==> flow/design.v <==
module alu16_top(clk, valA, valB, aluop, sub, lr, cc, result);
	input clk;
	input [15:0] valA, valB;
	input [3:0] aluop;
	input sub, lr;
	output reg [3:0] cc;
	output reg [15:0] result;
	reg [15:0] a_q, b_q;
	reg [3:0] op_q;
	reg sub_q, lr_q;
	wire [3:0] cc_w;
	wire [15:0] result_w;
	ALU alu(.valA(a_q), .valB(b_q), .aluop(op_q), .sub(sub_q), .lr(lr_q), .cc(cc_w), .result(result_w));
	always @(posedge clk) begin
		a_q <= valA;
		b_q <= valB;
		op_q <= aluop;
		sub_q <= sub;
		lr_q <= lr;
		cc <= cc_w;
		result <= result_w;
	end
endmodule

module PG_Gen(A, B, P, G);
	input A, B;
	output P, G;
	assign P = A ^ B;  
	assign G = A & B;  
endmodule
module black_cell(Pin1, Pin2, Gin1, Gin2, P, G);
	input Pin1, Pin2, Gin1, Gin2;
	output P, G;
	assign P = Pin1 & Pin2;
	assign G = Gin2 | (Pin2 & Gin1);
endmodule
module Carry_Gen(P, G, Cin, Cout);
	input P, G, Cin;
	output Cout;
	assign Cout = G | (P & Cin);
endmodule
module KSA(A, B, Cin, Sum, Cout);
	input [15:0] A, B;
	input Cin;
	output [15:0] Sum;
	output Cout;
	wire [15:0] P_st_1, G_st_1, P_A, G_A, P_B, G_B, P_C, G_C, P_D, G_D, P_E, G_E;
	wire [16:1] Carry;
	PG_Gen PG_Gen0(.A(A[0]), .B(B[0]), .P(P_st_1[0]), .G(G_st_1[0]));
	PG_Gen PG_Gen1(.A(A[1]), .B(B[1]), .P(P_st_1[1]), .G(G_st_1[1]));
	PG_Gen PG_Gen2(.A(A[2]), .B(B[2]), .P(P_st_1[2]), .G(G_st_1[2]));
	PG_Gen PG_Gen3(.A(A[3]), .B(B[3]), .P(P_st_1[3]), .G(G_st_1[3]));
	PG_Gen PG_Gen4(.A(A[4]), .B(B[4]), .P(P_st_1[4]), .G(G_st_1[4]));
	PG_Gen PG_Gen5(.A(A[5]), .B(B[5]), .P(P_st_1[5]), .G(G_st_1[5]));
	PG_Gen PG_Gen6(.A(A[6]), .B(B[6]), .P(P_st_1[6]), .G(G_st_1[6]));
	PG_Gen PG_Gen7(.A(A[7]), .B(B[7]), .P(P_st_1[7]), .G(G_st_1[7]));
	PG_Gen PG_Gen8(.A(A[8]), .B(B[8]), .P(P_st_1[8]), .G(G_st_1[8]));
	PG_Gen PG_Gen9(.A(A[9]), .B(B[9]), .P(P_st_1[9]), .G(G_st_1[9]));
	PG_Gen PG_Gen10(.A(A[10]), .B(B[10]), .P(P_st_1[10]), .G(G_st_1[10]));
	PG_Gen PG_Gen11(.A(A[11]), .B(B[11]), .P(P_st_1[11]), .G(G_st_1[11]));
	PG_Gen PG_Gen12(.A(A[12]), .B(B[12]), .P(P_st_1[12]), .G(G_st_1[12]));
	PG_Gen PG_Gen13(.A(A[13]), .B(B[13]), .P(P_st_1[13]), .G(G_st_1[13]));
	PG_Gen PG_Gen14(.A(A[14]), .B(B[14]), .P(P_st_1[14]), .G(G_st_1[14]));
	PG_Gen PG_Gen15(.A(A[15]), .B(B[15]), .P(P_st_1[15]), .G(G_st_1[15]));
	black_cell BC_A0(.Pin2(P_st_1[0]), .Gin2(G_st_1[0]), .Pin1(1'b0), .Gin1(Cin), .P(P_A[0]), .G(G_A[0]));
	black_cell BC_A1(.Pin2(P_st_1[1]), .Gin2(G_st_1[1]), .Pin1(P_st_1[0]), .Gin1(G_st_1[0]), .P(P_A[1]), .G(G_A[1]));
	black_cell BC_A2(.Pin2(P_st_1[2]), .Gin2(G_st_1[2]), .Pin1(P_st_1[1]), .Gin1(G_st_1[1]), .P(P_A[2]), .G(G_A[2]));
	black_cell BC_A3(.Pin2(P_st_1[3]), .Gin2(G_st_1[3]), .Pin1(P_st_1[2]), .Gin1(G_st_1[2]), .P(P_A[3]), .G(G_A[3]));
	black_cell BC_A4(.Pin2(P_st_1[4]), .Gin2(G_st_1[4]), .Pin1(P_st_1[3]), .Gin1(G_st_1[3]), .P(P_A[4]), .G(G_A[4]));
	black_cell BC_A5(.Pin2(P_st_1[5]), .Gin2(G_st_1[5]), .Pin1(P_st_1[4]), .Gin1(G_st_1[4]), .P(P_A[5]), .G(G_A[5]));
	black_cell BC_A6(.Pin2(P_st_1[6]), .Gin2(G_st_1[6]), .Pin1(P_st_1[5]), .Gin1(G_st_1[5]), .P(P_A[6]), .G(G_A[6]));
	black_cell BC_A7(.Pin2(P_st_1[7]), .Gin2(G_st_1[7]), .Pin1(P_st_1[6]), .Gin1(G_st_1[6]), .P(P_A[7]), .G(G_A[7]));
	black_cell BC_A8(.Pin2(P_st_1[8]), .Gin2(G_st_1[8]), .Pin1(P_st_1[7]), .Gin1(G_st_1[7]), .P(P_A[8]), .G(G_A[8]));
	black_cell BC_A9(.Pin2(P_st_1[9]), .Gin2(G_st_1[9]), .Pin1(P_st_1[8]), .Gin1(G_st_1[8]), .P(P_A[9]), .G(G_A[9]));
	black_cell BC_A10(.Pin2(P_st_1[10]), .Gin2(G_st_1[10]), .Pin1(P_st_1[9]), .Gin1(G_st_1[9]), .P(P_A[10]), .G(G_A[10]));
	black_cell BC_A11(.Pin2(P_st_1[11]), .Gin2(G_st_1[11]), .Pin1(P_st_1[10]), .Gin1(G_st_1[10]), .P(P_A[11]), .G(G_A[11]));
	black_cell BC_A12(.Pin2(P_st_1[12]), .Gin2(G_st_1[12]), .Pin1(P_st_1[11]), .Gin1(G_st_1[11]), .P(P_A[12]), .G(G_A[12]));
	black_cell BC_A13(.Pin2(P_st_1[13]), .Gin2(G_st_1[13]), .Pin1(P_st_1[12]), .Gin1(G_st_1[12]), .P(P_A[13]), .G(G_A[13]));
	black_cell BC_A14(.Pin2(P_st_1[14]), .Gin2(G_st_1[14]), .Pin1(P_st_1[13]), .Gin1(G_st_1[13]), .P(P_A[14]), .G(G_A[14]));
	black_cell BC_A15(.Pin2(P_st_1[15]), .Gin2(G_st_1[15]), .Pin1(P_st_1[14]), .Gin1(G_st_1[14]), .P(P_A[15]), .G(G_A[15]));
	black_cell BC_B1(.Pin2(P_A[1]), .Gin2(G_A[1]), .Pin1(1'b0), .Gin1(Cin), .P(P_B[1]), .G(G_B[1]));
	black_cell BC_B2(.Pin2(P_A[2]), .Gin2(G_A[2]), .Pin1(P_A[0]), .Gin1(G_A[0]), .P(P_B[2]), .G(G_B[2]));
	black_cell BC_B3(.Pin2(P_A[3]), .Gin2(G_A[3]), .Pin1(P_A[1]), .Gin1(G_A[1]), .P(P_B[3]), .G(G_B[3]));
	black_cell BC_B4(.Pin2(P_A[4]), .Gin2(G_A[4]), .Pin1(P_A[2]), .Gin1(G_A[2]), .P(P_B[4]), .G(G_B[4]));
	black_cell BC_B5(.Pin2(P_A[5]), .Gin2(G_A[5]), .Pin1(P_A[3]), .Gin1(G_A[3]), .P(P_B[5]), .G(G_B[5]));
	black_cell BC_B6(.Pin2(P_A[6]), .Gin2(G_A[6]), .Pin1(P_A[4]), .Gin1(G_A[4]), .P(P_B[6]), .G(G_B[6]));
	black_cell BC_B7(.Pin2(P_A[7]), .Gin2(G_A[7]), .Pin1(P_A[5]), .Gin1(G_A[5]), .P(P_B[7]), .G(G_B[7]));
	black_cell BC_B8(.Pin2(P_A[8]), .Gin2(G_A[8]), .Pin1(P_A[6]), .Gin1(G_A[6]), .P(P_B[8]), .G(G_B[8]));
	black_cell BC_B9(.Pin2(P_A[9]), .Gin2(G_A[9]), .Pin1(P_A[7]), .Gin1(G_A[7]), .P(P_B[9]), .G(G_B[9]));
	black_cell BC_B10(.Pin2(P_A[10]), .Gin2(G_A[10]), .Pin1(P_A[8]), .Gin1(G_A[8]), .P(P_B[10]), .G(G_B[10]));
	black_cell BC_B11(.Pin2(P_A[11]), .Gin2(G_A[11]), .Pin1(P_A[9]), .Gin1(G_A[9]), .P(P_B[11]), .G(G_B[11]));
	black_cell BC_B12(.Pin2(P_A[12]), .Gin2(G_A[12]), .Pin1(P_A[10]), .Gin1(G_A[10]), .P(P_B[12]), .G(G_B[12]));
	black_cell BC_B13(.Pin2(P_A[13]), .Gin2(G_A[13]), .Pin1(P_A[11]), .Gin1(G_A[11]), .P(P_B[13]), .G(G_B[13]));
	black_cell BC_B14(.Pin2(P_A[14]), .Gin2(G_A[14]), .Pin1(P_A[12]), .Gin1(G_A[12]), .P(P_B[14]), .G(G_B[14]));
	black_cell BC_B15(.Pin2(P_A[15]), .Gin2(G_A[15]), .Pin1(P_A[13]), .Gin1(G_A[13]), .P(P_B[15]), .G(G_B[15]));
	black_cell BC_C3(.Pin2(P_B[3]), .Gin2(G_B[3]), .Pin1(1'b0), .Gin1(Cin), .P(P_C[3]), .G(G_C[3]));
	black_cell BC_C4(.Pin2(P_B[4]), .Gin2(G_B[4]), .Pin1(P_A[0]), .Gin1(G_A[0]), .P(P_C[4]), .G(G_C[4]));
	black_cell BC_C5(.Pin2(P_B[5]), .Gin2(G_B[5]), .Pin1(P_B[1]), .Gin1(G_B[1]), .P(P_C[5]), .G(G_C[5]));
	black_cell BC_C6(.Pin2(P_B[6]), .Gin2(G_B[6]), .Pin1(P_B[2]), .Gin1(G_B[2]), .P(P_C[6]), .G(G_C[6]));
	black_cell BC_C7(.Pin2(P_B[7]), .Gin2(G_B[7]), .Pin1(P_B[3]), .Gin1(G_B[3]), .P(P_C[7]), .G(G_C[7]));
	black_cell BC_C8(.Pin2(P_B[8]), .Gin2(G_B[8]), .Pin1(P_B[4]), .Gin1(G_B[4]), .P(P_C[8]), .G(G_C[8]));
	black_cell BC_C9(.Pin2(P_B[9]), .Gin2(G_B[9]), .Pin1(P_B[5]), .Gin1(G_B[5]), .P(P_C[9]), .G(G_C[9]));
	black_cell BC_C10(.Pin2(P_B[10]), .Gin2(G_B[10]), .Pin1(P_B[6]), .Gin1(G_B[6]), .P(P_C[10]), .G(G_C[10]));
	black_cell BC_C11(.Pin2(P_B[11]), .Gin2(G_B[11]), .Pin1(P_B[7]), .Gin1(G_B[7]), .P(P_C[11]), .G(G_C[11]));
	black_cell BC_C12(.Pin2(P_B[12]), .Gin2(G_B[12]), .Pin1(P_B[8]), .Gin1(G_B[8]), .P(P_C[12]), .G(G_C[12]));
	black_cell BC_C13(.Pin2(P_B[13]), .Gin2(G_B[13]), .Pin1(P_B[9]), .Gin1(G_B[9]), .P(P_C[13]), .G(G_C[13]));
	black_cell BC_C14(.Pin2(P_B[14]), .Gin2(G_B[14]), .Pin1(P_B[10]), .Gin1(G_B[10]), .P(P_C[14]), .G(G_C[14]));
	black_cell BC_C15(.Pin2(P_B[15]), .Gin2(G_B[15]), .Pin1(P_B[11]), .Gin1(G_B[11]), .P(P_C[15]), .G(G_C[15]));
	black_cell BC_D7(.Pin2(P_C[7]), .Gin2(G_C[7]), .Pin1(1'b0), .Gin1(Cin), .P(P_D[7]), .G(G_D[7]));
	black_cell BC_D8(.Pin2(P_C[8]), .Gin2(G_C[8]), .Pin1(P_A[0]), .Gin1(G_A[0]), .P(P_D[8]), .G(G_D[8]));
	black_cell BC_D9(.Pin2(P_C[9]), .Gin2(G_C[9]), .Pin1(P_B[1]), .Gin1(G_B[1]), .P(P_D[9]), .G(G_D[9]));
	black_cell BC_D10(.Pin2(P_C[10]), .Gin2(G_C[10]), .Pin1(P_B[2]), .Gin1(G_B[2]), .P(P_D[10]), .G(G_D[10]));
	black_cell BC_D11(.Pin2(P_C[11]), .Gin2(G_C[11]), .Pin1(P_C[3]), .Gin1(G_C[3]), .P(P_D[11]), .G(G_D[11]));
	black_cell BC_D12(.Pin2(P_C[12]), .Gin2(G_C[12]), .Pin1(P_C[4]), .Gin1(G_C[4]), .P(P_D[12]), .G(G_D[12]));
	black_cell BC_D13(.Pin2(P_C[13]), .Gin2(G_C[13]), .Pin1(P_C[5]), .Gin1(G_C[5]), .P(P_D[13]), .G(G_D[13]));
	black_cell BC_D14(.Pin2(P_C[14]), .Gin2(G_C[14]), .Pin1(P_C[6]), .Gin1(G_C[6]), .P(P_D[14]), .G(G_D[14]));
	black_cell BC_D15(.Pin2(P_C[15]), .Gin2(G_C[15]), .Pin1(P_C[7]), .Gin1(G_C[7]), .P(P_D[15]), .G(G_D[15]));
	black_cell BC_E15(.Pin2(P_D[15]), .Gin2(G_D[15]), .Pin1(1'b0), .Gin1(Cin), .P(P_E[15]), .G(G_E[15]));
	Carry_Gen carry_1(.P(P_A[0]), .G(G_A[0]), .Cin(Cin), .Cout(Carry[1]));
	Carry_Gen carry_2(.P(P_B[1]), .G(G_B[1]), .Cin(Cin), .Cout(Carry[2]));
	Carry_Gen carry_3(.P(P_B[2]), .G(G_B[2]), .Cin(Cin), .Cout(Carry[3]));
	Carry_Gen carry_4(.P(P_C[3]), .G(G_C[3]), .Cin(Cin), .Cout(Carry[4]));
	Carry_Gen carry_5(.P(P_C[4]), .G(G_C[4]), .Cin(Cin), .Cout(Carry[5]));
	Carry_Gen carry_6(.P(P_C[5]), .G(G_C[5]), .Cin(Cin), .Cout(Carry[6]));
	Carry_Gen carry_7(.P(P_C[6]), .G(G_C[6]), .Cin(Cin), .Cout(Carry[7]));
	Carry_Gen carry_8(.P(P_D[7]), .G(G_D[7]), .Cin(Cin), .Cout(Carry[8]));
	Carry_Gen carry_9(.P(P_D[8]), .G(G_D[8]), .Cin(Cin), .Cout(Carry[9]));
	Carry_Gen carry_10(.P(P_D[9]), .G(G_D[9]), .Cin(Cin), .Cout(Carry[10]));
	Carry_Gen carry_11(.P(P_D[10]), .G(G_D[10]), .Cin(Cin), .Cout(Carry[11]));
	Carry_Gen carry_12(.P(P_D[11]), .G(G_D[11]), .Cin(Cin), .Cout(Carry[12]));
	Carry_Gen carry_13(.P(P_D[12]), .G(G_D[12]), .Cin(Cin), .Cout(Carry[13]));
	Carry_Gen carry_14(.P(P_D[13]), .G(G_D[13]), .Cin(Cin), .Cout(Carry[14]));
	Carry_Gen carry_15(.P(P_D[14]), .G(G_D[14]), .Cin(Cin), .Cout(Carry[15]));
	Carry_Gen carry_16(.P(P_D[15]), .G(G_D[15]), .Cin(Cin), .Cout(Carry[16]));
	assign Sum[0] = Cin ^ P_st_1[0];
	assign Sum[1] = Carry[1] ^ P_st_1[1];
	assign Sum[2] = Carry[2] ^ P_st_1[2];
	assign Sum[3] = Carry[3] ^ P_st_1[3];
	assign Sum[4] = Carry[4] ^ P_st_1[4];
	assign Sum[5] = Carry[5] ^ P_st_1[5];
	assign Sum[6] = Carry[6] ^ P_st_1[6];
	assign Sum[7] = Carry[7] ^ P_st_1[7];
	assign Sum[8] = Carry[8] ^ P_st_1[8];
	assign Sum[9] = Carry[9] ^ P_st_1[9];
	assign Sum[10] = Carry[10] ^ P_st_1[10];
	assign Sum[11] = Carry[11] ^ P_st_1[11];
	assign Sum[12] = Carry[12] ^ P_st_1[12];
	assign Sum[13] = Carry[13] ^ P_st_1[13];
	assign Sum[14] = Carry[14] ^ P_st_1[14];
	assign Sum[15] = Carry[15] ^ P_st_1[15];
	assign Cout = Carry[16];
endmodule
module Shifter(shift, lr, in, out);
	input [3:0] shift;
	input lr;
	input [15:0] in;
	output [15:0] out;
	wire [15:0] st1, st2, st3;
	assign st1 = shift[0]? (lr? {in[14:0], 1'b0}:{in[15], in[15:1]}) : in[15:0];
	assign st2 = shift[1]? (lr? {st1[13:0], 2'b00}:{st1[15], st1[15], st1[15:2]}) : st1[15:0];
	assign st3 = shift[2]? (lr? {st2[11:0], 4'b0000}:{st2[15], st2[15], st2[15], st2[15], st2[15:4]}) : st2[15:0];
	assign out = shift[3]? 
	(lr? {st3[7:0], 8'b00000000}:{st3[15], st3[15], st3[15], st3[15], st3[15], st3[15], st3[15], st3[15], st3[15:8]}) : st3[15:0];
endmodule
module LShifter(shift, lr, in, out);
	input [3:0] shift;
	input lr;
	input [15:0] in;
	output [15:0] out;
	wire [15:0] st1, st2, st3;
	assign st1 = shift[0]? (lr? {in[14:0], 1'b0}:{1'b0, in[15:1]}) : in[15:0];
	assign st2 = shift[1]? (lr? {st1[13:0], 2'b00}:{2'b00, st1[15:2]}) : st1[15:0];
	assign st3 = shift[2]? (lr? {st2[11:0], 4'b0000}:{4'b0000, st2[15:4]}) : st2[15:0];
	assign out = shift[3]? 
	(lr? {st3[7:0], 8'b00000000}:{8'b00000000, st3[15:8]}) : st3[15:0];
endmodule
module Rotator(shift, lr, in, out);
	input [3:0] shift;
	input lr;
	input [15:0] in;
	output [15:0] out;
	wire [15:0] st1, st2, st3;
	assign st1 = shift[0]? (lr? {in[14:0], in[15]}:{in[0], in[15:1]}) : in[15:0];
	assign st2 = shift[1]? (lr? {st1[13:0], st1[15:14]}:{st1[1:0], st1[15:2]}) : st1[15:0];
	assign st3 = shift[2]? (lr? {st2[11:0], st2[15:12]}:{st2[3:0], st2[15:4]}) : st2[15:0];
	assign out = shift[3]? (lr? {st3[7:0], st3[15:8]}:{st3[7:0], st3[15:8]}) : st3[15:0];
endmodule
module ALU(valA, valB, aluop, sub, lr, cc, result);
	input [15:0] valA;
	input [15:0] valB;
	input [3:0] aluop;  
	input sub;  
	input lr;  
	output [3:0] cc;  
	output [15:0] result;
	wire [15:0] and16b, or16b, not16b, xor16b, ashift_out, lshift_out, rotate_out, add_out, svalB, result;  
	wire shift_co, add_co;
	wire [3:0] cc;
	wire N, Z, C, V;  
	assign and16b = valA & valB;
	assign or16b = valA | valB;
	assign not16b = ~valA;
	assign xor16b = valA ^ valB;
	Shifter arith_shifter(.shift(valB[3:0]), .lr(lr), .in(valA), .out(ashift_out));  
	LShifter logic_shifter(.shift(valB[3:0]), .lr(lr), .in(valA), .out(lshift_out));  
	Rotator rotator(.shift(valB[3:0]), .lr(lr), .in(valA), .out(rotate_out));
	assign svalB = sub ? ~valB : valB;
	KSA ksadder(.A(valA), .B(svalB), .Cin(sub), .Sum(add_out), .Cout(add_co));
	assign result = 
		(aluop == 4'b0000) ? add_out :  
		(aluop == 4'b0001) ? ashift_out :  
		(aluop == 4'b0010) ? lshift_out :  
		(aluop == 4'b0011) ? rotate_out :  
		(aluop == 4'b0100) ? and16b :  
		(aluop == 4'b0101) ? or16b :  
		(aluop == 4'b0110) ? not16b :  
		(aluop == 4'b0111) ? xor16b :  
		16'b0;  
	assign N = result[15];  
	assign Z = ~|result;  
	assign C = (aluop == 4'b0000) & add_co;  
	assign V = ((aluop == 4'b0001) | (aluop == 4'b0010) | (aluop == 4'b0011)) ? 
					lr & (valA > result) : 1'b0;
	assign cc = {N, Z, C, V};
endmodule
==> Reports on alu16_top <==
Tool output for the design above, in the order of the flow.
Line numbers count from 1 in the design file above.
{ "setup": {"top_module": "alu16_top", "clock_port": "clk", "lib": "sky130hd", "lib_corner": "tt_025C_1v80"} }

==> Elaborated design <==
Counts by Yosys on the flattened word-level netlist (proc, flatten, opt, wreduce; memories kept). Register bits leave out memories and registers merged into their read ports (data or address); mux counts leave out enables and synchronous resets folded into registers. Print and check cells are left out. Cells with the same type and inputs are merged into one.
{ "word_totals": {"out_inout_bits": 20, "elab_cells": 254, "regBits": 58} }
{ "classes": {"bitwise": 203, "equal": 7, "n_reduce_logical": 3, "mux": 32, "compare": 1} }
{ "ops": {"columns": ["cell", "n"], "rows": [
  ["16-bit 2-to-1 mux", 32],
  ["1-bit AND", 110],
  ["1-bit OR", 56],
  ["1-bit bitwise XOR", 32],
  ["16-bit NOT", 2],
  ["16-bit greater-than comparator", 1],
  ["16-bit AND", 1],
  ["16-bit OR", 1],
  ["16-bit bitwise XOR", 1],
  ["16-bit OR reduction", 1],
  ["4-bit by 3-bit equality test with 1-bit output (second input constant)", 4],
  ["4-bit by 2-bit equality test with 1-bit output (second input constant)", 2],
  ["4-bit by 1-bit equality test with 1-bit output (second input constant)", 1],
  ["4-bit zero test", 1],
  ["1-bit zero test", 1]
]} }

==> Logic depth <==
Yosys ltp: most cells in a row. Word level: on the elaborated netlist, between registers, memories and ports. Mapped: between sequential cells and ports; inverters and the memories' decode and read muxes count.
{ "logic_depth": {"ltp_word": 15, "abc_area": 0, "mapped_depth": 23, "ltp_nobuf": 20} }

==> Netlist <==
The flow's flattened synthesis, as Yosys stat reports it; memories are mapped. The netlist is that of the ABC_AREA named above (0 if unset); the other value can give another one.
The area totals of this step are shown rounded.
{ "by_type": {"columns": ["cell", "n", "area_total_um2"], "rows": [
  ["sky130_fd_sc_hd__dfxtp_1", 57, 1.14E+03],
  ["sky130_fd_sc_hd__ha_1", 64, 800.768],
  ["sky130_fd_sc_hd__mux2i_1", 42, 420.403],
  ["sky130_fd_sc_hd__a21oi_1", 67, 335.322],
  ["sky130_fd_sc_hd__mux4_2", 13, 292.781],
  ["sky130_fd_sc_hd__nor2_1", 64, 240.23],
  ["sky130_fd_sc_hd__inv_1", 63, 236.477],
  ["sky130_fd_sc_hd__o21ai_0", 41, 205.197],
  ["sky130_fd_sc_hd__nand2_1", 53, 198.941],
  ["sky130_fd_sc_hd__a211oi_1", 25, 187.68],
  ["sky130_fd_sc_hd__xor2_1", 19, 166.41],
  ["sky130_fd_sc_hd__buf_2", 25, 125.12],
  ["sky130_fd_sc_hd__nor3_1", 25, 125.12],
  ["sky130_fd_sc_hd__clkbuf_1", 30, 112.608],
  ["sky130_fd_sc_hd__a21o_1", 14, 105.101],
  ["sky130_fd_sc_hd__buf_6", 9, 101.347],
  ["sky130_fd_sc_hd__a31oi_1", 15, 93.84],
  ["sky130_fd_sc_hd__o22ai_1", 13, 81.328]
]} }
Not listed: further types 66, cells in them 215.
{ "mapped": {"sequential_area_um2": 1100, "ffs": 57, "yosys_area_um2": 6700, "cells": 854} }
By module: a second synthesis without flattening, with its own total; a netlist apart from the flattened one above.
{ "hier_totals": {"hier_cells": 1210, "area_unflattened_um2": 9500} }
Rows give one instance, submodules left out.
{ "by_module": {"columns": ["module", "cells", "instances", "area_um2"], "rows": [
  ["ALU", 352, 1, 2500],
  ["Shifter", 244, 1, 1700],
  ["LShifter", 222, 1, 1600],
  ["Rotator", 179, 1, 1300],
  ["alu16_top", 58, 1, 1200],
  ["black_cell", 2, 53, 14],
  ["PG_Gen", 1, 16, 13],
  ["KSA", 17, 1, 140],
  ["Carry_Gen", 1, 16, 7.5]
]} }

==> Worst setup path after synthesis <==
OpenSTA on the mapped netlist: ideal clock, no wires. The path of least setup slack (recovery checks aside). Input and output delay are each 20% of the period. Register names are those of the netlist, which keeps one name where synthesis merged equal registers.
{ "synth_path": {"kind": "register to register", "from": "reg b_q[2]", "to": "reg cc[0]", "setup_slack_ns": 0.514, "driving_pins": 23, "n_path_buf": 3, "required_ns": 4.581, "arrival_ns": 4.067, "delay_ns": 4.186, "clock_period_ns": 4.7, "launch_ns": 0.000, "period_less_setup_slack_ns": 4.186} }
"delay_ns" = arrival - input delay + setup time.
"driving_pins" counts driving pins, that of a launching flip-flop among them; a cell with two outputs on the path counts twice.
"period_less_setup_slack_ns" is the clock period less the worst setup slack; recovery checks do not enter. This is arithmetic on one report: input and output delays are still those of the set period (20% each).
{ "synth_between": {"cell_sequence": "sky130_fd_sc_hd__dfxtp_1 sky130_fd_sc_hd__buf_2 sky130_fd_sc_hd__buf_2 sky130_fd_sc_hd__buf_1 sky130_fd_sc_hd__xor2_1 sky130_fd_sc_hd__ha_1 sky130_fd_sc_hd__nand3_1 sky130_fd_sc_hd__o221ai_1 sky130_fd_sc_hd__xnor2_1 sky130_fd_sc_hd__o211ai_1 sky130_fd_sc_hd__a21oi_1 sky130_fd_sc_hd__o22ai_1 sky130_fd_sc_hd__inv_1 sky130_fd_sc_hd__ha_1 sky130_fd_sc_hd__nand4_1 sky130_fd_sc_hd__nor2_1 sky130_fd_sc_hd__a211o_1 sky130_fd_sc_hd__a21o_1 sky130_fd_sc_hd__a21o_1 sky130_fd_sc_hd__a21oi_1 sky130_fd_sc_hd__o21ai_0 sky130_fd_sc_hd__a211oi_1 sky130_fd_sc_hd__nor2_1", "cells_between": 89, "cone_lines": 39, "classes_between": "1 x compare; 17 x mux; 71 x logic"} }
{ "synth_lines": {"columns": ["element", "line", "text"], "rows": [
  ["start: declaration", 8, "reg [15:0] a_q, b_q;"],
  ["start: assignment", 16, "b_q <= valB;"],
  ["end: assignment", 20, "cc <= cc_w;"],
  ["end: declaration", 6, "output reg [3:0] cc;"]
]} }
Chain of elaborated cells between the ends: none given.
Some nets on the timed path still bear RTL names; the line given drives or declares the net.
{ "synth_named_nets": {"columns": ["signal", "line", "text"], "rows": [
  ["alu.result[4]", 210, "(aluop == 4'b0000) ? add_out :"]
]} }

==> Timing after layout <==
Path of least setup slack in the final report of job 2 (OpenROAD, finished layout, wires in). Where an end is a register, its clock arrival counts in the times.
{ "layout_path": {"kind": "register to register", "from": "reg sub_q", "to": "reg cc[0]", "clock_period_ns": 4.7, "n_path_buf": 0, "arrival_ns": 4.26, "launch_ns": 0.34, "required_ns": 4.93, "driving_pins": 20, "setup_slack_ns": 0.66} }
{ "layout_between": {"cell_sequence": "sky130_fd_sc_hd__dfxtp_4 sky130_fd_sc_hd__xor2_1 sky130_fd_sc_hd__ha_1 sky130_fd_sc_hd__a21oi_1 sky130_fd_sc_hd__o221ai_2 sky130_fd_sc_hd__xnor2_2 sky130_fd_sc_hd__o221ai_1 sky130_fd_sc_hd__a21oi_1 sky130_fd_sc_hd__o22ai_2 sky130_fd_sc_hd__inv_1 sky130_fd_sc_hd__ha_1 sky130_fd_sc_hd__nand4_1 sky130_fd_sc_hd__nor2_1 sky130_fd_sc_hd__a211o_1 sky130_fd_sc_hd__a21o_1 sky130_fd_sc_hd__a21o_1 sky130_fd_sc_hd__a21oi_1 sky130_fd_sc_hd__o21ai_0 sky130_fd_sc_hd__a211oi_1 sky130_fd_sc_hd__nor2_1", "cells_between": 183, "cone_lines": 23, "classes_between": "1 x compare; 2 x mux; 180 x logic"} }
{ "layout_lines": {"columns": ["element", "line", "text"], "rows": [
  ["start: declaration", 10, "reg sub_q, lr_q;"],
  ["start: assignment", 18, "sub_q <= sub;"],
  ["end: assignment", 20, "cc <= cc_w;"],
  ["end: declaration", 6, "output reg [3:0] cc;"]
]} }
Chain of elaborated cells between the ends: none given.
Some nets on the timed path still bear RTL names; the line given drives or declares the net.
{ "layout_named_nets": {"columns": ["signal", "line", "text"], "rows": [
  ["alu.result[4]", 210, "(aluop == 4'b0000) ? add_out :"]
]} }

==> runs of alu16_top <==
Measured data: module alu16_top, platform sky130hd, 3 stored runs of the flow under differing settings, order arbitrary. Input and output delays are each 20% of the period that was set; the output load is 0.01 pF.
"achieved_clock_period_ns" is the run's clock period less its worst setup slack. It is reckoned from that one timing run; input and output delays stay at 20% of the period that was set.
"worst_path_ns" is the time allowed to the run's worst setup path (the clock period less input and output delay, where it has them) less its slack. Clock arrival times count: a late capture clock shortens it, a late launch clock lengthens it.
Values from the reports are rounded here.
[
  {
    "run": "job 1",
    "settings": { "ABC_AREA": 1, "CELL_PAD_IN_SITES_DETAIL_PLACEMENT": 0, "CORE_ASPECT_RATIO": 1.75, "CORE_MARGIN": 8, "CORE_UTILIZATION": 66, "CTS_CLUSTER_SIZE": 60, "period_ns": 2.74, "CAP_MARGIN": 20, "SLEW_MARGIN": 20 },
    "outcome": "did not finish, clock tree synthesis stopped with DPL-0033"
  },
  {
    "run": "job 2",
    "settings": { "MAX_ROUTING_LAYER": "met4", "SETUP_SLACK_MARGIN": 0.6, "period_ns": 4.7, "CAP_MARGIN": 20, "CORE_MARGIN": 2, "CORE_UTILIZATION": 40, "SLEW_MARGIN": 20 },
    "results": { "ws_setup_ns": 0.66, "yosys_chip_area_um2": 6700, "timing.hold.ws_ns": 0.82, "die_um2": 18000, "post_route_util_frac": 0.51, "setupTns_ns": 0.000, "achieved_clock_period_ns": 4.036, "worst_path_ns": 4.04, "critical_path_kind": "register to register" }
  },
  {
    "run": "job 3",
    "settings": { "period_ns": 4.7, "CAP_MARGIN": 20, "CORE_MARGIN": 2, "CORE_UTILIZATION": 40, "SLEW_MARGIN": 20 },
    "results": { "ws_setup_ns": 0.29, "yosys_chip_area_um2": 6700, "timing.hold.ws_ns": 0.80, "die_um2": 18000, "post_route_util_frac": 0.49, "setupTns_ns": 0.000, "achieved_clock_period_ns": 4.408, "worst_path_ns": 4.41, "critical_path_kind": "register to register" }
  }
]
